==> flow/design.v <==
module fix_mul(
	output reg overflow, 
	output reg [16-1:0] z, 
	input [16-1:0] a, b 
);
reg sign;
reg [16-1:0] abs_a, abs_b;
reg [2*16-1:0] abs_r_result;
always@(*) begin
	sign = a[16-1] ^ b[16-1];
	abs_a = a[16-1] ? ~a + 1 : a;
	abs_b = b[16-1] ? ~b + 1 : b;
	abs_r_result = abs_a[16-1:0] * abs_b[16-1:0];
	z = sign ? ~abs_r_result[16-1+10:10] + 1 : abs_r_result[16-1+10:10];
	if(abs_r_result[2*16-2:16-1+10] > 0) overflow = 1'b1;
	else overflow = 1'b0;
end
endmodule
module fix_div(
	output reg overflow, 
	output reg [16-1:0] z, 
	input [16-1:0] a, b 
);
reg sign;
reg [2*16-1:0] abs_a;
reg [16-1:0] abs_b;
reg [2*16-1:0] abs_r_result;
always@(*) begin
	sign = a[16-1] ^ b[16-1];
	abs_a[16-1:0] = 0;
	abs_a[16-1+10:10] = a[16-1] ? ~a + 1 : a;
	abs_a[2*16-1:16+10] = 0;
	abs_b = b[16-1] ? ~b + 1 : b;
	abs_r_result = abs_a[2*16-1:0] / {{16{1'b0}},abs_b[16-1:0]};
	z = sign ? ~abs_r_result[16-1:0] + 1 : abs_r_result[16-1:0];
	if(abs_r_result[2*16-2:16] > 0 || abs_b == 0) overflow = 1'b1;
	else overflow = 1'b0;
end
endmodule
module fix_add(
	output reg overflow, 
	output reg [16-1:0] z, 
	input [16-1:0] a, b 
);
reg [16:0] ext_a, ext_b, r_result;
always@(*) begin
	ext_a = {a[16-1],a};
	ext_b = {b[16-1],b};
	r_result = ext_a + ext_b;
	z = r_result[16-1:0];
	if(r_result[16] != r_result[16-1]) overflow = 1'b1;
	else overflow = 1'b0;
end
endmodule
module fix_mac(	 
	output overflow, 
	output [16-1:0] z, 
	input [16-1:0] a, b, c 
);
wire u_fix_mul_overflow;
wire [16-1:0] u_fix_mul_z;
fix_mul u_fix_mul(
	.overflow(u_fix_mul_overflow), 
	.z(u_fix_mul_z), 
	.a(a), .b(b) 
);
wire u_fix_add_overflow;
wire [16-1:0] u_fix_add_z;
fix_add u_fix_add(
	.overflow(u_fix_add_overflow), 
	.z(u_fix_add_z), 
	.a(u_fix_mul_z), .b(c) 
);
assign z = u_fix_add_z;
assign overflow = u_fix_mul_overflow | u_fix_add_overflow;
endmodule
module fix_sdc(	 
	output overflow, 
	output [16-1:0] z, 
	input [16-1:0] a, b, c 
);
wire [16-1:0] minus_b = ~b + 1;
wire u_fix_sub_overflow;
wire [16-1:0] u_fix_sub_z;
fix_add u_fix_sub(
	.overflow(u_fix_sub_overflow), 
	.z(u_fix_sub_z), 
	.a(a), .b(minus_b) 
);
wire u_fix_div_overflow;
wire [16-1:0] u_fix_div_z;
fix_div u_fix_div(
	.overflow(u_fix_div_overflow), 
	.z(u_fix_div_z), 
	.a(u_fix_sub_z), .b(c) 
);
assign z = u_fix_div_z;
assign overflow = u_fix_sub_overflow | u_fix_div_overflow;
endmodule
module fixu(
	output reg ack, 
	output reg overflow, 
	output reg [16-1:0] z, 
	input [16-1:0] a, b, c, 
	input fn, 
	input req, 
	input enable, 
	input rstn, clk 
);
reg [16-1:0] u_fix_mac_a, u_fix_mac_b, u_fix_mac_c;
wire [16-1:0] u_fix_mac_z;
wire u_fix_mac_overflow;
fix_mac u_fix_mac(
	.a(u_fix_mac_a), .b(u_fix_mac_b), .c(u_fix_mac_c), 
	.z(u_fix_mac_z), .overflow(u_fix_mac_overflow) 
);
reg [16-1:0] u_fix_sdc_a, u_fix_sdc_b, u_fix_sdc_c;
wire [16-1:0] u_fix_sdc_z;
wire u_fix_sdc_overflow;
fix_sdc u_fix_sdc(
	.a(u_fix_sdc_a), .b(u_fix_sdc_b), .c(u_fix_sdc_c), 
	.z(u_fix_sdc_z), .overflow(u_fix_sdc_overflow)
);
reg [1:0] req_d;
always@(negedge rstn or posedge clk) begin
	if(!rstn) req_d <= 2'b00;
	else if(enable) begin
		req_d[1] <= req_d[0];
		req_d[0] <= req;
	end
end
wire req_x = ^req_d;
reg [4:0] cnt;
always@(negedge rstn or posedge clk) begin
	if(!rstn) begin
		cnt <= 5'd0;
		ack <= 1'b0;
		z <= 0;
		overflow <= 1'b0;
	end
	else if(enable) begin
		if(cnt == 5'd0) begin
			if(req_x) begin
				case(fn)
					1'd0: begin
						cnt <= 5'd2;
						u_fix_mac_a <= a;
						u_fix_mac_b <= b;
						u_fix_mac_c <= c;
					end
					1'd1: begin
						cnt <= 5'd10;
						u_fix_sdc_a <= a;
						u_fix_sdc_b <= b;
						u_fix_sdc_c <= c;
					end
					default: begin
						u_fix_mac_a <= u_fix_mac_a;
						u_fix_mac_b <= u_fix_mac_b;
						u_fix_mac_c <= u_fix_mac_c;
						u_fix_sdc_a <= u_fix_sdc_a;
						u_fix_sdc_b <= u_fix_sdc_b;
						u_fix_sdc_c <= u_fix_sdc_c;
					end
				endcase
			end
		end
		else begin
			cnt <= cnt - 5'd1;
			if(cnt == 5'd1) begin
				ack <= ~ack;
				case(fn)
					1'd0: begin
						z <= u_fix_mac_z;
						overflow <= u_fix_mac_overflow;
					end
					1'd1: begin
						z <= u_fix_sdc_z;
						overflow <= u_fix_sdc_overflow;
					end
					default: begin
						z <= z;
						overflow <= overflow;
					end
				endcase
			end
		end
	end
end
endmodule
module fix_hpf_table(
	input sel_hpf_0p008, sel_hpf_0p002, sel_hpf_0p00025, 
	output [15:0] hpf_b1, hpf_b2, 
	output [15:0] hpf_a1, hpf_a2
);
assign hpf_b1 = sel_hpf_0p008 ? 16'd732		: sel_hpf_0p002 ? 16'd931	: sel_hpf_0p00025 ? 16'd1011	: 16'd1024;
assign hpf_b2 = sel_hpf_0p008 ? -16'd732	: sel_hpf_0p002 ? -16'd931	: sel_hpf_0p00025 ? -16'd1011	: 16'd1024;
assign hpf_a1 = sel_hpf_0p008 ? -16'd1024	: sel_hpf_0p002 ? -16'd1024	: sel_hpf_0p00025 ? -16'd1024	: 16'd1024;
assign hpf_a2 = sel_hpf_0p008 ? 16'd441		: sel_hpf_0p002 ? 16'd838	: sel_hpf_0p00025 ? 16'd998		: 16'd1024;
endmodule
module fix_lpf_table(
	input sel_lpf_0p1875, sel_lpf_0p325, sel_lpf_0p75, 
	output [15:0] lpf_b1, lpf_b2, lpf_b3, lpf_b4, lpf_b5, lpf_b6, 
	output [15:0] lpf_a1, lpf_a2, lpf_a3, lpf_a4, lpf_a5, lpf_a6
);
assign lpf_b1 = sel_lpf_0p1875 ? 16'd30		: sel_lpf_0p325 ? 16'd54	: sel_lpf_0p75 ? 16'd321	: 16'd1024;
assign lpf_b2 = sel_lpf_0p1875 ? -16'd55	: sel_lpf_0p325 ? -16'd3	: sel_lpf_0p75 ? 16'd1362	: 16'd1024;
assign lpf_b3 = sel_lpf_0p1875 ? 16'd33		: sel_lpf_0p325 ? 16'd56	: sel_lpf_0p75 ? 16'd2518	: 16'd1024;
assign lpf_b4 = sel_lpf_0p1875 ? 16'd33		: sel_lpf_0p325 ? 16'd56	: sel_lpf_0p75 ? 16'd2518	: 16'd1024;
assign lpf_b5 = sel_lpf_0p1875 ? -16'd55	: sel_lpf_0p325 ? -16'd3	: sel_lpf_0p75 ? 16'd1362	: 16'd1024;
assign lpf_b6 = sel_lpf_0p1875 ? 16'd30		: sel_lpf_0p325 ? 16'd54	: sel_lpf_0p75 ? 16'd321	: 16'd1024;
assign lpf_a1 = sel_lpf_0p1875 ? 16'd1024	: sel_lpf_0p325 ? 16'd1024	: sel_lpf_0p75 ? 16'd1024	: 16'd1024;
assign lpf_a2 = sel_lpf_0p1875 ? -16'd3507	: sel_lpf_0p325 ? -16'd2266	: sel_lpf_0p75 ? 16'd2270	: 16'd1024;
assign lpf_a3 = sel_lpf_0p1875 ? 16'd5000	: sel_lpf_0p325 ? 16'd2479	: sel_lpf_0p75 ? 16'd2647	: 16'd1024;
assign lpf_a4 = sel_lpf_0p1875 ? -16'd3656	: sel_lpf_0p325 ? -16'd1413	: sel_lpf_0p75 ? 16'd1729	: 16'd1024;
assign lpf_a5 = sel_lpf_0p1875 ? 16'd1366	: sel_lpf_0p325 ? 16'd444	: sel_lpf_0p75 ? 16'd631	: 16'd1024;
assign lpf_a6 = sel_lpf_0p1875 ? -16'd206	: sel_lpf_0p325 ? -16'd53	: sel_lpf_0p75 ? 16'd100	: 16'd1024;
endmodule
module fix_audio_ns(
	output reg ack, 
	output reg overflow, 
	output reg [16-1:0] tx_data, 
	input [16-1:0] rx_data, 
	input [16+16+16+4-1:0] conf, 
	input req, 
	input enable, 
	input rstn, clk 
);
reg [5:0] cst;
localparam
	st_error = (53^(53>>1)),
	st_done = (52^(52>>1)),
	st_vol = (51^(51>>1)), st_load_vol = (50^(50>>1)),
	st_vol_idle = (49^(49>>1)),
	st_kal_update_eec = (48^(48>>1)), st_kal_update_load_eec = (47^(47>>1)),
	st_kal_update_es = (46^(46>>1)), st_kal_update_load_es = (45^(45>>1)),
	st_kal_update_k = (44^(44>>1)),
	st_kal_update_k_load = (43^(43>>1)), st_kal_update_k_1 = (42^(42>>1)),
	st_kal_idle = (40^(40>>1)),
	st_lpf_y0 = (38^(38>>1)), st_lpf_a1 = (37^(37>>1)), 
	st_lpf_a6 = (36^(36>>1)), st_lpf_load_a6 = (35^(35>>1)), 
	st_lpf_a5 = (34^(34>>1)), st_lpf_load_a5 = (33^(33>>1)), 
	st_lpf_a4 = (32^(32>>1)), st_lpf_load_a4 = (31^(31>>1)), 
	st_lpf_a3 = (30^(30>>1)), st_lpf_load_a3 = (29^(29>>1)), 
	st_lpf_a2 = (28^(28>>1)), st_lpf_load_a2 = (27^(27>>1)), 
	st_lpf_b6 = (26^(26>>1)), st_lpf_load_b6 = (25^(25>>1)), 
	st_lpf_b5 = (24^(24>>1)), st_lpf_load_b5 = (23^(23>>1)), 
	st_lpf_b4 = (22^(22>>1)), st_lpf_load_b4 = (21^(21>>1)), 
	st_lpf_b3 = (20^(20>>1)), st_lpf_load_b3 = (19^(19>>1)), 
	st_lpf_b2 = (18^(18>>1)), st_lpf_load_b2 = (17^(17>>1)), 
	st_lpf_b1 = (16^(16>>1)), st_lpf_load_b1 = (15^(15>>1)), 
	st_lpf_shift = (14^(14>>1)),
	st_hpf_y0 = (13^(13>>1)),
	st_hpf_a1 = (12^(12>>1)), st_hpf_load_a1 = (11^(11>>1)), 
	st_hpf_a2 = (10^(10>>1)), st_hpf_load_a2 = (09^(09>>1)), 
	st_hpf_b2 = (08^(08>>1)), st_hpf_load_b2 = (07^(07>>1)), 
	st_hpf_b1 = (06^(06>>1)), st_hpf_load_b1 = (05^(05>>1)), 
	st_hpf_shift = (04^(04>>1)),
	st_in_vol = (03^(03>>1)), st_load_in_vol = (02^(02>>1)),
	st_in_vol_idle = (01^(01>>1)),
	st_idle = (00^(00>>1));
wire [1:0] sel_hpf = conf[1:0];
wire sel_hpf_0p008 = sel_hpf == 2'b11;
wire sel_hpf_0p002 = sel_hpf == 2'b10;
wire sel_hpf_0p00025 = sel_hpf == 2'b01;
wire disable_hpf = sel_hpf == 2'b00;
wire [15:0] hpf_b1, hpf_b2, hpf_a1, hpf_a2;
fix_hpf_table u_fix_hpf_table(
	sel_hpf_0p008, sel_hpf_0p002, sel_hpf_0p00025, 
	hpf_b1, hpf_b2, 
	hpf_a1, hpf_a2
);
wire [1:0] sel_lpf = conf[3:2];
wire sel_lpf_0p75 = sel_lpf == 2'b01;
wire sel_lpf_0p325 = sel_lpf == 2'b10;
wire sel_lpf_0p1875 = sel_lpf == 2'b11;
wire disable_lpf = sel_lpf == 2'b00;
wire [15:0] lpf_b1, lpf_b2, lpf_b3, lpf_b4, lpf_b5, lpf_b6;
wire [15:0] lpf_a1, lpf_a2, lpf_a3, lpf_a4, lpf_a5, lpf_a6;
fix_lpf_table u_fix_lpf_table(
	sel_lpf_0p1875, sel_lpf_0p325, sel_lpf_0p75, 
	lpf_b1, lpf_b2, lpf_b3, lpf_b4, lpf_b5, lpf_b6, 
	lpf_a1, lpf_a2, lpf_a3, lpf_a4, lpf_a5, lpf_a6
);
wire [16-1:0] kal_pnc = conf[16+4-1:4];
wire disable_kal = kal_pnc == {16{1'b0}};
wire [16-1:0] kal_mnc = 16'd1024;
wire [16-1:0] vol = conf[16+16+4-1:16+4];
wire disable_vol = vol == 16'd1024;
wire [16-1:0] in_vol = conf[16+16+16+4-1:16+16+4];
wire disable_in_vol = in_vol == 16'd1024;
wire u_fixu_ack;
wire u_fixu_overflow;
wire [16-1:0] u_fixu_z;
reg [16-1:0] u_fixu_a, u_fixu_b, u_fixu_c;
reg u_fixu_fn;
reg u_fixu_req;
fixu u_fixu(
	.ack(u_fixu_ack), 
	.overflow(u_fixu_overflow), 
	.z(u_fixu_z), 
	.a(u_fixu_a), .b(u_fixu_b), .c(u_fixu_c), 
	.fn(u_fixu_fn), 
	.req(u_fixu_req), 
	.enable(enable), 
	.rstn(rstn), .clk(clk) 
);
reg [1:0] req_d, u_fixu_ack_d;
always@(negedge rstn or posedge clk) begin
	if(!rstn) begin
		req_d <= 2'b00;
		u_fixu_ack_d <= 2'b00;
	end
	else if(enable) begin
		req_d[1] <= req_d[0];
		req_d[0] <= req;
		u_fixu_ack_d[1] <= u_fixu_ack_d[0];
		u_fixu_ack_d[0] <= u_fixu_ack;
	end
end
wire req_x = ^req_d;
wire u_fixu_ack_x = ^u_fixu_ack_d;
reg [16-1:0] data;
reg [16-1:0] hpf_x0, hpf_x1;
reg [16-1:0] hpf_y0, hpf_y1;
reg [16-1:0] lpf_x0, lpf_x1, lpf_x2, lpf_x3, lpf_x4, lpf_x5;
reg [16-1:0] lpf_y0, lpf_y1, lpf_y2, lpf_y3, lpf_y4, lpf_y5;
reg [15:0] kal_k, kal_es, kal_eec;
wire [15:0] kal_es_nst = kal_es;
wire [15:0] kal_eec_nst = kal_eec + kal_pnc;
always@(negedge rstn or posedge clk) begin
	if(!rstn) begin
		cst <= st_idle;
		data <= 0;
		u_fixu_fn <= 1'b0;
		u_fixu_req <= 1'b0;
		u_fixu_a <= 0;
		u_fixu_b <= 0;
		u_fixu_c <= 0;
		hpf_x0 <= 0; hpf_x1 <= 0;
		hpf_y0 <= 0; hpf_y1 <= 0;
		lpf_x0 <= 0; lpf_x1 <= 0; lpf_x2 <= 0; lpf_x3 <= 0; lpf_x4 <= 0; lpf_x5 <= 0;
		lpf_y0 <= 0; lpf_y1 <= 0; lpf_y2 <= 0; lpf_y3 <= 0; lpf_y4 <= 0; lpf_y5 <= 0;
		kal_k <= 0; kal_es <= 0; kal_eec <= 0;
		overflow <= 1'b0;
		ack <= 1'b0;
	end
	else if(enable) begin
		case(cst)
			st_idle: 
				if(req_x) begin
					cst <= st_in_vol_idle;
					data <= rx_data;
					overflow <= 1'b0;
				end
			st_in_vol_idle: begin
				if(disable_in_vol) cst <= st_hpf_shift;
				else cst <= st_load_in_vol;
			end
			st_load_in_vol: begin
				cst <= st_in_vol;
				u_fixu_fn <= 1'b0;
				u_fixu_req <= ~u_fixu_req;
				u_fixu_a <= data;
				u_fixu_b <= in_vol;
				u_fixu_c <= 0;
			end
			st_in_vol:
				if(u_fixu_ack_x) begin
					if(u_fixu_overflow) cst <= st_error;
					else begin
						cst <= st_hpf_shift;
						data <= u_fixu_z;
					end
				end
			st_hpf_shift: begin
				if(disable_hpf) cst <= st_lpf_shift;
				else cst <= st_hpf_load_b1;
				hpf_x0 <= data; hpf_x1 <= hpf_x0;
				hpf_y1 <= hpf_y0;
			end
			st_hpf_load_b1: begin
				cst <= st_hpf_b1;
				u_fixu_fn <= 1'b0;
				u_fixu_req <= ~u_fixu_req;
				u_fixu_a <= hpf_b1;
				u_fixu_b <= hpf_x0;
				u_fixu_c <= 0;
			end
			st_hpf_b1: 
				if(u_fixu_ack_x) begin
					if(u_fixu_overflow) cst <= st_error;
					else cst <= st_hpf_load_b2;
				end
			st_hpf_load_b2: begin
				cst <= st_hpf_b2;
				u_fixu_fn <= 1'b0;
				u_fixu_req <= ~u_fixu_req;
				u_fixu_a <= hpf_b2;
				u_fixu_b <= hpf_x1;
				u_fixu_c <= u_fixu_z;
			end
			st_hpf_b2: 
				if(u_fixu_ack_x) begin
					if(u_fixu_overflow) cst <= st_error;
					else begin
						cst <= st_hpf_load_a2;
						data <= u_fixu_z;
					end
				end
			st_hpf_load_a2: begin
				cst <= st_hpf_a2;
				u_fixu_fn <= 1'b0;
				u_fixu_req <= ~u_fixu_req;
				u_fixu_a <= hpf_a2;
				u_fixu_b <= hpf_y1;
				u_fixu_c <= 0;
			end
			st_hpf_a2: 
				if(u_fixu_ack_x) begin
					if(u_fixu_overflow) cst <= st_error;
					else cst <= st_hpf_load_a1;
				end
			st_hpf_load_a1: begin
				cst <= st_hpf_y0;
				u_fixu_fn <= 1'b1;
				u_fixu_req <= ~u_fixu_req;
				u_fixu_a <= data;
				u_fixu_b <= u_fixu_z;
				u_fixu_c <= hpf_a1;
			end
			st_hpf_y0: 
				if(u_fixu_ack_x) begin
					if(u_fixu_overflow) cst <= st_error;
					else begin
						cst <= st_lpf_shift;
						hpf_y0 <= u_fixu_z;
						data <= u_fixu_z;
					end
				end
			st_lpf_shift: begin
				if(disable_lpf) cst <= st_kal_idle;
				else cst <= st_lpf_load_b1;
				lpf_x0 <= data;
				lpf_x1 <= lpf_x0; lpf_x2 <= lpf_x1; lpf_x3 <= lpf_x2; lpf_x4 <= lpf_x3; lpf_x5 <= lpf_x4;
				lpf_y1 <= lpf_y0; lpf_y2 <= lpf_y1; lpf_y3 <= lpf_y2; lpf_y4 <= lpf_y3; lpf_y5 <= lpf_y4;
			end
			st_lpf_load_b1: begin
				cst <= st_lpf_b1;
				u_fixu_fn <= 1'b0;
				u_fixu_req <= ~u_fixu_req;
				u_fixu_a <= lpf_b1;
				u_fixu_b <= lpf_x0;
				u_fixu_c <= 0;
			end
			st_lpf_b1: 
				if(u_fixu_ack_x) begin
					if(u_fixu_overflow) cst <= st_error;
					else cst <= st_lpf_load_b2;
				end
			st_lpf_load_b2: begin
				cst <= st_lpf_b2;
				u_fixu_fn <= 1'b0;
				u_fixu_req <= ~u_fixu_req;
				u_fixu_a <= lpf_b2;
				u_fixu_b <= lpf_x1;
				u_fixu_c <= u_fixu_z;
			end
			st_lpf_b2: 
				if(u_fixu_ack_x) begin
					if(u_fixu_overflow) cst <= st_error;
					else cst <= st_lpf_load_b3;
				end
			st_lpf_load_b3: begin
				cst <= st_lpf_b3;
				u_fixu_fn <= 1'b0;
				u_fixu_req <= ~u_fixu_req;
				u_fixu_a <= lpf_b3;
				u_fixu_b <= lpf_x2;
				u_fixu_c <= u_fixu_z;
			end
			st_lpf_b3: 
				if(u_fixu_ack_x) begin
					if(u_fixu_overflow) cst <= st_error;
					else cst <= st_lpf_load_b4;
				end
			st_lpf_load_b4: begin
				cst <= st_lpf_b4;
				u_fixu_fn <= 1'b0;
				u_fixu_req <= ~u_fixu_req;
				u_fixu_a <= lpf_b4;
				u_fixu_b <= lpf_x3;
				u_fixu_c <= u_fixu_z;
			end
			st_lpf_b4: 
				if(u_fixu_ack_x) begin
					if(u_fixu_overflow) cst <= st_error;
					else cst <= st_lpf_load_b5;
				end
			st_lpf_load_b5: begin
				cst <= st_lpf_b5;
				u_fixu_fn <= 1'b0;
				u_fixu_req <= ~u_fixu_req;
				u_fixu_a <= lpf_b5;
				u_fixu_b <= lpf_x4;
				u_fixu_c <= u_fixu_z;
			end
			st_lpf_b5: 
				if(u_fixu_ack_x) begin
					if(u_fixu_overflow) cst <= st_error;
					else cst <= st_lpf_load_b6;
				end
			st_lpf_load_b6: begin
				cst <= st_lpf_b6;
				u_fixu_fn <= 1'b0;
				u_fixu_req <= ~u_fixu_req;
				u_fixu_a <= lpf_b6;
				u_fixu_b <= lpf_x5;
				u_fixu_c <= u_fixu_z;
			end
			st_lpf_b6: 
				if(u_fixu_ack_x) begin
					if(u_fixu_overflow) cst <= st_error;
					else begin
						cst <= st_lpf_load_a2;
						data <= u_fixu_z;
					end
				end
			st_lpf_load_a2: begin
				cst <= st_lpf_a2;
				u_fixu_fn <= 1'b0;
				u_fixu_req <= ~u_fixu_req;
				u_fixu_a <= lpf_a2;
				u_fixu_b <= lpf_y1;
				u_fixu_c <= 0;
			end
			st_lpf_a2: 
				if(u_fixu_ack_x) begin
					if(u_fixu_overflow) cst <= st_error;
					else cst <= st_lpf_load_a3;
				end
			st_lpf_load_a3: begin
				cst <= st_lpf_a3;
				u_fixu_fn <= 1'b0;
				u_fixu_req <= ~u_fixu_req;
				u_fixu_a <= lpf_a3;
				u_fixu_b <= lpf_y2;
				u_fixu_c <= u_fixu_z;
			end
			st_lpf_a3: 
				if(u_fixu_ack_x) begin
					if(u_fixu_overflow) cst <= st_error;
					else cst <= st_lpf_load_a4;
				end
			st_lpf_load_a4: begin
				cst <= st_lpf_a4;
				u_fixu_fn <= 1'b0;
				u_fixu_req <= ~u_fixu_req;
				u_fixu_a <= lpf_a4;
				u_fixu_b <= lpf_y3;
				u_fixu_c <= u_fixu_z;
			end
			st_lpf_a4: 
				if(u_fixu_ack_x) begin
					if(u_fixu_overflow) cst <= st_error;
					else cst <= st_lpf_load_a5;
				end
			st_lpf_load_a5: begin
				cst <= st_lpf_a5;
				u_fixu_fn <= 1'b0;
				u_fixu_req <= ~u_fixu_req;
				u_fixu_a <= lpf_a5;
				u_fixu_b <= lpf_y4;
				u_fixu_c <= u_fixu_z;
			end
			st_lpf_a5: 
				if(u_fixu_ack_x) begin
					if(u_fixu_overflow) cst <= st_error;
					else cst <= st_lpf_load_a6;
				end
			st_lpf_load_a6: begin
				cst <= st_lpf_a6;
				u_fixu_fn <= 1'b0;
				u_fixu_req <= ~u_fixu_req;
				u_fixu_a <= lpf_a6;
				u_fixu_b <= lpf_y5;
				u_fixu_c <= u_fixu_z;
			end
			st_lpf_a6: 
				if(u_fixu_ack_x) begin
					if(u_fixu_overflow) cst <= st_error;
					else cst <= st_lpf_a1;
				end
			st_lpf_a1: begin
				cst <= st_lpf_y0;
				u_fixu_fn <= 1'b1;
				u_fixu_req <= ~u_fixu_req;
				u_fixu_a <= data;
				u_fixu_b <= u_fixu_z;
				u_fixu_c <= lpf_a1;
			end
			st_lpf_y0: 
				if(u_fixu_ack_x) begin
					if(u_fixu_overflow) cst <= st_error;
					else begin
						cst <= st_kal_idle;
						lpf_y0 <= u_fixu_z;
						data <= u_fixu_z;
					end
				end
			st_kal_idle: begin
				if(disable_kal) cst <= st_vol_idle;
				else cst <= st_kal_update_k_1;
			end
			st_kal_update_k_1: begin
				cst <= st_kal_update_k_load;
				kal_k <= kal_eec_nst + kal_mnc;
			end
			st_kal_update_k_load: begin
				cst <= st_kal_update_k;
				u_fixu_fn <= 1'b1;
				u_fixu_req <= ~u_fixu_req;
				u_fixu_a <= kal_eec_nst;
				u_fixu_b <= 0;
				u_fixu_c <= kal_k;
			end
			st_kal_update_k: 
				if(u_fixu_ack_x) begin
					if(u_fixu_overflow) cst <= st_error;
					else begin
						cst <= st_kal_update_load_es;
						kal_k <= u_fixu_z;
					end
				end
			st_kal_update_load_es: begin
				cst <= st_kal_update_es;
				u_fixu_fn <= 1'b0;
				u_fixu_req <= ~u_fixu_req;
				u_fixu_a <= kal_k;
				u_fixu_b <= data + (~kal_es_nst + 1);
				u_fixu_c <= kal_es_nst;
			end
			st_kal_update_es: 
				if(u_fixu_ack_x) begin
					if(u_fixu_overflow) cst <= st_error;
					else begin
						cst <= st_kal_update_load_eec;
						kal_es <= u_fixu_z;
					end
				end
			st_kal_update_load_eec: begin
				cst <= st_kal_update_eec;
				u_fixu_fn <= 1'b0;
				u_fixu_req <= ~u_fixu_req;
				u_fixu_a <= ~kal_k + 1;
				u_fixu_b <= kal_eec_nst;
				u_fixu_c <= kal_eec_nst;
			end
			st_kal_update_eec: 
				if(u_fixu_ack_x) begin
					if(u_fixu_overflow) cst <= st_error;
					else begin
						cst <= st_vol_idle;
						kal_eec <= u_fixu_z;
						data <= kal_es;
					end
				end
			st_vol_idle: begin
				if(disable_vol) cst <= st_done;
				else cst <= st_load_vol;
			end
			st_load_vol: begin
				cst <= st_vol;
				u_fixu_fn <= 1'b0;
				u_fixu_req <= ~u_fixu_req;
				u_fixu_a <= data;
				u_fixu_b <= vol;
				u_fixu_c <= 0;
			end
			st_vol:
				if(u_fixu_ack_x) begin
					if(u_fixu_overflow) cst <= st_error;
					else begin
						cst <= st_done;
						data <= u_fixu_z;
					end
				end
			st_error: begin
				cst <= st_done;
				overflow <= 1'b1;
			end
			st_done: begin
				cst <= st_idle;
				tx_data <= data;
				ack <= ~ack;
			end
			default: cst <= st_idle;
		endcase
	end
end
endmodule
== Tool chain data of fix_audio_ns ==
Tool output for the design above, in the order of the flow.
Lines are those of the file above, counted from 1.
Library cell names are shortened.
A cell with -- has no value.
Inputs
  design top: fix_audio_ns
  clock input: clk
  standard-cell library: sky130hd
  timing corner: tt_025C_1v80

== Elaborated design ==
Counts by Yosys on the flattened word-level netlist (proc, flatten, opt, wreduce; memories kept). Register bits leave out memories and registers merged into their read ports (data or address). Print and check cells are left out. Cells with the same type and inputs are merged into one.
Storage and ports
  cells after elaboration: 333
  bits of input ports: 72
  output and inout bits: 18
  register bits: 519
Operators by class
  multiply operators: 1
  reductions and logical operators: 49
  $lt $le $gt $ge: 2
  bitwise operators: 19
  mux-type cells: 113
  div/mod/pow operators: 1
  add/subtract/negate cells: 15
  equal/unequal tests: 88
Operators by type and width (number)
  two-way mux 16 bit: 36
  divider 26 x 16 -> 32 bit: 1
  multiplier 16 x 16 -> 31 bit: 1
  parallel mux 16 bit (select 20 bit): 1
  parallel mux 6 bit (select 50 bit): 1
  parallel mux 16 bit (select 15 bit): 1
  two-way mux 6 bit: 36
  adder 16 x 1 -> 16 bit (second input constant): 9
  inverter 16 bit: 9
  == test 6 bit (second input constant): 20
  parallel mux 16 bit (select 7 bit): 1
  == test 6 x 5 -> 1 bit (second input constant): 16
  two-way mux 11 bit: 6
  parallel mux 16 bit (select 2 bit): 2
  inequality test 2 bit (second input constant): 25
  parallel mux 16 bit (select 3 bit): 1
  two-way mux 5 bit: 9
  == test 6 x 4 -> 1 bit (second input constant): 7
  two-way mux 12 bit: 3
  adder 16 x 16 -> 17 bit: 2
  == test 16 x 11 -> 1 bit (second input constant): 2
  adder 16 bit: 2
  zero test 16 bit: 2
  == test 6 x 3 -> 1 bit (second input constant): 4
  AND reduction 23 bit: 1
  OR reduction 21 bit: 1
  nonzero test 20 bit: 1
  AND reduction 4 bit: 5
Not listed: further kinds 40, cells in them 83.

== Longest topological paths ==
Longest topological path by Yosys (ltp), each cell counted once; first at word level (registers and memories cut), then after technology mapping (sequential cells cut; the memories' decode and read muxes count).
Depth
  depth after elaboration: 12
  ABC_AREA: 0
  gate-level depth with buffers: 489

== Netlist ==
Yosys stat after the flow's synthesis: flattened, memories mapped to cells. It holds for the ABC_AREA given above (unset counts as 0); a run with the other value may have another netlist.
The area totals of this step are shown rounded.
Mapped netlist
  cells in the netlist: 7236
  chip area (Yosys): 60800 um^2
  mapped flip-flops: 519
  sequential part of the area: 13500 um^2
Cell types
  dfrtp_1: number 407, total area 1.02E+04 um^2
  ha_1: number 563, total area 7.04E+03 um^2
  mux2_2: number 356, total area 4.01E+03 um^2
  fa_1: number 197, total area 3.94E+03 um^2
  edfxtp_1: number 112, total area 3.36E+03 um^2
  nand2_1: number 743, total area 2.79E+03 um^2
  xnor2_1: number 293, total area 2.57E+03 um^2
  nor2_1: number 656, total area 2.46E+03 um^2
  a21oi_1: number 453, total area 2.27E+03 um^2
  o21ai_0: number 413, total area 2.07E+03 um^2
  inv_1: number 387, total area 1.45E+03 um^2
  xor2_1: number 159, total area 1.39E+03 um^2
  a21o_1: number 167, total area 1.25E+03 um^2
  nor3_1: number 198, total area 990.95 um^2
  o21a_1: number 123, total area 923.386 um^2
  o31ai_1: number 114, total area 855.821 um^2
  clkbuf_1: number 221, total area 829.546 um^2
  nand3_1: number 139, total area 695.667 um^2
Not listed: further types 111, cells in them 1535.
The figures by module come from a second, unflattened synthesis with its own total; it is not the netlist above.
Second synthesis, totals
  cell total of the unflattened synthesis: 8246
  area total of the unflattened synthesis: 66100 um^2
Rows give one instance, submodules left out.
Modules
  fix_div: seq. area 0.0 um^2, times used 1, cells 3762, area 26000 um^2
  fix_audio_ns: seq. area 10000 um^2, times used 1, cells 2620, area 22700 um^2
  fix_mul: seq. area 0.0 um^2, times used 1, cells 1196, area 9660 um^2
  fixu: seq. area 3510 um^2, times used 1, cells 190, area 4150 um^2
  fix_add: seq. area 0.0 um^2, times used 2, cells 87, area 719 um^2
  fix_lpf_table: seq. area 0.0 um^2, times used 1, cells 196, area 1430 um^2
  fix_hpf_table: seq. area 0.0 um^2, times used 1, cells 68, area 487 um^2
  fix_sdc: seq. area 0.0 um^2, times used 1, cells 39, area 300 um^2
  fix_mac: seq. area 0.0 um^2, times used 1, cells 1, area 6.3 um^2

== Worst setup path after synthesis ==
Path of least setup slack by OpenSTA after synthesis, without wires, with an ideal clock, recovery checks aside; 20% of the period is set as input and as output delay. Where synthesis merged equal registers, the netlist keeps one of their names.
Path post-synthesis
  kind: register to register
  from: reg u_fixu.u_fix_sdc_c[0]
  to: reg u_fixu.z[14]
  launch time at the first pin: 0 ps
  period: 90000 ps
  library setup time: 135 ps
  stages: 468
  arrival: 92622 ps
  buffers on the path: 49
  path slack: -2757 ps
  path delay: 92757 ps
  synthesis period reached: 92757 ps
"path delay" is the arrival time less input delay plus setup time.
"stages": output pins that drive a net of the path, with the launching flip-flop's if there is one; two outputs of one cell count as two.
"synthesis period reached" = period - worst setup slack (recovery checks aside). The figure is calculated, with input and output delays left at 20% of the set period.
The rows between start and end are the longest chain of elaborated cells between them; the timing report does not say that the signal goes this way. Where chains are equally long, one stands for them.
A line is the first line of the expression or statement that the cell stems from. Yosys adds cells for indexed reads and writes and turns some case tables into memories.
A register here has more assigning lines than the two given.
On the way, post-synthesis
  path through: edfxtp_1 clkbuf_1 clkbuf_1 inv_1 clkbuf_1 ha_1 nor3b_2 a41oi_1 xnor2_1 nand4_2 or3_1 buf_2 or3_1 nor2_1 ha_1 o31ai_1 o21ai_0 nand2b_1 [... 432 more ...] nor2_1 a21oi_1 ha_1 a21o_1 a21o_1 a21oi_1 o211ai_1 or3b_2 or4_1 nand4b_1 nor4_1 ha_1 nand3_1 nor2_1 a41oi_1 xor2_1 a21oi_1 o21ai_0
  cells in the longest elaborated chain: 8
  elaborated cells on any way between the ends: 8
  source lines of those cells: 4
RTL lines, path post-synthesis
  start: declaration: line 117  | reg [16-1:0] u_fix_sdc_a, u_fix_sdc_b, u_fix_sdc_c;
  start: assignment: line 155  | u_fix_sdc_c <= c;
  start: assignment: line 163  | u_fix_sdc_c <= u_fix_sdc_c;
  inverter 16 bit: line 33  | abs_b = b[16-1] ? ~b + 1 : b;
  adder 16 x 1 -> 16 bit: line 33
  two-way mux 16 bit: line 33
  divider 26 x 16 -> 32 bit: line 34  | abs_r_result = abs_a[2*16-1:0] / {{16{1'b0}},abs_b[16-1:0]};
  inverter 16 bit: line 35  | z = sign ? ~abs_r_result[16-1:0] + 1 : abs_r_result[16-1:0];
  adder 16 x 1 -> 16 bit: line 35
  two-way mux 16 bit: line 35
  parallel mux 16 bit (select 2 bit): line 172  | case(fn)
  end: assignment: line 174  | z <= u_fix_mac_z;
  end: assignment: line 178  | z <= u_fix_sdc_z;
  end: declaration: line 103  | output reg [16-1:0] z,

== Timing after layout ==
From the final timing report of flow run A: the path of least setup slack in the routed layout; clock arrival at registers is part of the times.
The path's times are printed in steps of 10 ps; the period is the one set.
Path post-layout
  kind: register to register
  from: reg u_fixu.u_fix_sdc_c[0]
  to: reg u_fixu.z[12]
  launch time at the first pin: 670 ps
  buffers on the path: 76
  library setup time: 140 ps
  path slack: -7700 ps
  period: 77500 ps
  stages: 475
  arrival: 85740 ps
The rows between start and end are the longest chain of elaborated cells between them; the timing report does not say that the signal goes this way. Where chains are equally long, one stands for them.
A register here has more assigning lines than the two given.
On the way, post-layout
  path through: edfxtp_1 clkbuf_16 clkbuf_16 inv_16 clkbuf_16 ha_4 buf_4 or3b_4 nor4_4 a221o_2 o21ai_4 or3_4 buf_6 or3_4 nor2_4 ha_4 o31ai_4 o21ai_1 [... 439 more ...] a21oi_2 nor2b_1 o21ai_0 o21ai_1 o21ai_2 buf_6 or3b_4 or4_4 nand4b_1 nor4_4 buf_8 ha_4 nand3_4 nor2_4 a41oi_2 xnor2_2 a21oi_2 o21ai_1
  cells in the longest elaborated chain: 8
  elaborated cells on any way between the ends: 8
  source lines of those cells: 4
RTL lines, path post-layout
  start: declaration: line 117  | reg [16-1:0] u_fix_sdc_a, u_fix_sdc_b, u_fix_sdc_c;
  start: assignment: line 155  | u_fix_sdc_c <= c;
  start: assignment: line 163  | u_fix_sdc_c <= u_fix_sdc_c;
  inverter 16 bit: line 33  | abs_b = b[16-1] ? ~b + 1 : b;
  adder 16 x 1 -> 16 bit: line 33
  two-way mux 16 bit: line 33
  divider 26 x 16 -> 32 bit: line 34  | abs_r_result = abs_a[2*16-1:0] / {{16{1'b0}},abs_b[16-1:0]};
  inverter 16 bit: line 35  | z = sign ? ~abs_r_result[16-1:0] + 1 : abs_r_result[16-1:0];
  adder 16 x 1 -> 16 bit: line 35
  two-way mux 16 bit: line 35
  parallel mux 16 bit (select 2 bit): line 172  | case(fn)
  end: assignment: line 174  | z <= u_fix_mac_z;
  end: assignment: line 178  | z <= u_fix_sdc_z;
  end: declaration: line 103  | output reg [16-1:0] z,

Subject: flow runs of fix_audio_ns

Hi,

Design fix_audio_ns on sky130hd. What follows are 6 stored runs of the flow, each under its own settings; their order means nothing. The constraints put input and output delay at 20% of the set period each and load the outputs with 0.01 pF.
By "period reached" is meant the clock period of the run minus its worst setup slack. This is arithmetic on one report: input and output delays are still those of the set period (20% each).
"critical path time" means the part of the period allowed to the worst setup path (the constraints hold back 20% at inputs and 20% at outputs) less its slack; where the path has registers, the arrival times of their clocks count too.
"critical path time" is known to 10 ps.
Measured values are rounded.

==> flow run A: settings <==
{ "ABC_AREA": 0, "CELL_PAD_IN_SITES_GLOBAL_PLACEMENT": 3, "CORE_ASPECT_RATIO": 1.82, "CORE_MARGIN": 8, "CORE_UTILIZATION": 19, "CTS_CLUSTER_SIZE": 71, "GPL_ROUTABILITY_DRIVEN": 0, "GPL_TIMING_DRIVEN": 0, "MAX_ROUTING_LAYER": "met4", "MIN_ROUTING_LAYER": "met2", "PLACE_DENSITY_LB_ADDON": 0.07, "SLEW_MARGIN": 15, "TNS_END_PERCENT": 15, "period_ns": 77.5, "CAP_MARGIN": 20 }
==> flow run A: results <==
chip area after synthesis (Yosys): 60800 um^2
area of the die: 339000 um^2
standard-cell area of the final layout: 80400 um^2
utilization in the final report: 25.2%
worst setup slack after layout: -7700 ps
sum of negative setup slack: -114000 ps
smallest hold slack: 480 ps
period reached: 85203 ps
critical path time: 85200 ps
type of the worst setup path: register to register

==> flow run B: settings <==
{ "CAP_MARGIN": 10, "CELL_PAD_IN_SITES_DETAIL_PLACEMENT": 1, "CORE_ASPECT_RATIO": 1.96, "CORE_MARGIN": 4, "CTS_CLUSTER_DIAMETER": 24, "GPL_ROUTABILITY_DRIVEN": 1, "HOLD_SLACK_MARGIN": -0.07, "MAX_ROUTING_LAYER": "met5", "MIN_ROUTING_LAYER": "met1", "PLACE_DENSITY_LB_ADDON": 0.08, "SETUP_SLACK_MARGIN": 5.0, "SLEW_MARGIN": 5, "period_ns": 90.0, "CORE_UTILIZATION": 40 }
==> flow run B: results <==
chip area after synthesis (Yosys): 60800 um^2
area of the die: 159000 um^2
standard-cell area of the final layout: 73000 um^2
utilization in the final report: 48.2%
worst setup slack after layout: 8590 ps
sum of negative setup slack: 0 ps
smallest hold slack: 478 ps
period reached: 81414 ps
critical path time: 81410 ps
type of the worst setup path: register to register

==> flow run C: settings <==
{ "ABC_AREA": 1, "CAP_MARGIN": 25, "CELL_PAD_IN_SITES_GLOBAL_PLACEMENT": 1, "CORE_ASPECT_RATIO": 1.82, "CORE_MARGIN": 8, "CORE_UTILIZATION": 19, "CTS_CLUSTER_SIZE": 71, "GPL_ROUTABILITY_DRIVEN": 0, "GPL_TIMING_DRIVEN": 0, "MAX_ROUTING_LAYER": "met4", "MIN_ROUTING_LAYER": "met2", "PLACE_DENSITY_LB_ADDON": 0.07, "SLEW_MARGIN": 15, "TNS_END_PERCENT": 15, "period_ns": 77.5 }
==> flow run C: results <==
chip area after synthesis (Yosys): 61700 um^2
area of the die: 344000 um^2
standard-cell area of the final layout: 83900 um^2
utilization in the final report: 25.9%
worst setup slack after layout: 2300 ps
sum of negative setup slack: 0 ps
smallest hold slack: 436 ps
period reached: 75202 ps
critical path time: 75200 ps
type of the worst setup path: register to register

==> flow run D: settings <==
{ "ABC_AREA": 0, "CELL_PAD_IN_SITES_GLOBAL_PLACEMENT": 3, "CORE_ASPECT_RATIO": 1.82, "CORE_MARGIN": 8, "CORE_UTILIZATION": 19, "CTS_CLUSTER_SIZE": 18, "GPL_ROUTABILITY_DRIVEN": 0, "GPL_TIMING_DRIVEN": 0, "MAX_ROUTING_LAYER": "met5", "MIN_ROUTING_LAYER": "met2", "PLACE_DENSITY_LB_ADDON": 0.07, "SLEW_MARGIN": 15, "TNS_END_PERCENT": 15, "period_ns": 69.3, "CAP_MARGIN": 20 }
==> flow run D: results <==
chip area after synthesis (Yosys): 60800 um^2
area of the die: 339000 um^2
standard-cell area of the final layout: 80700 um^2
utilization in the final report: 25.3%
worst setup slack after layout: -15600 ps
sum of negative setup slack: -240000 ps
smallest hold slack: 480 ps
period reached: 84879 ps
critical path time: 84880 ps
type of the worst setup path: register to register

==> flow run E: settings <==
{ "ABC_AREA": 0, "CAP_MARGIN": 25, "CORE_ASPECT_RATIO": 0.55, "CORE_UTILIZATION": 69, "CTS_CLUSTER_DIAMETER": 366, "CTS_CLUSTER_SIZE": 59, "GPL_ROUTABILITY_DRIVEN": 0, "GPL_TIMING_DRIVEN": 1, "MAX_ROUTING_LAYER": "met4", "MIN_ROUTING_LAYER": "met1", "SETUP_SLACK_MARGIN": -2.0, "period_ns": 131.0, "CORE_MARGIN": 2, "SLEW_MARGIN": 20 }
==> flow run E: results <==
chip area after synthesis (Yosys): 60800 um^2
area of the die: 90600 um^2
standard-cell area of the final layout: 63800 um^2
utilization in the final report: 73.3%
worst setup slack after layout: 25700 ps
sum of negative setup slack: 0 ps
smallest hold slack: 488 ps
period reached: 105348 ps
critical path time: 105350 ps
type of the worst setup path: register to register

==> flow run F: settings <==
{ "CAP_MARGIN": 20, "CORE_ASPECT_RATIO": 1.96, "SETUP_SLACK_MARGIN": -2.0, "SLEW_MARGIN": 5, "period_ns": 90.0, "CORE_MARGIN": 2, "CORE_UTILIZATION": 40 }
==> flow run F: results <==
chip area after synthesis (Yosys): 60800 um^2
area of the die: 155000 um^2
standard-cell area of the final layout: 68300 um^2
utilization in the final report: 45.2%
worst setup slack after layout: 4130 ps
sum of negative setup slack: 0 ps
smallest hold slack: 469 ps
period reached: 85871 ps
critical path time: 85870 ps
type of the worst setup path: register to register

Regards
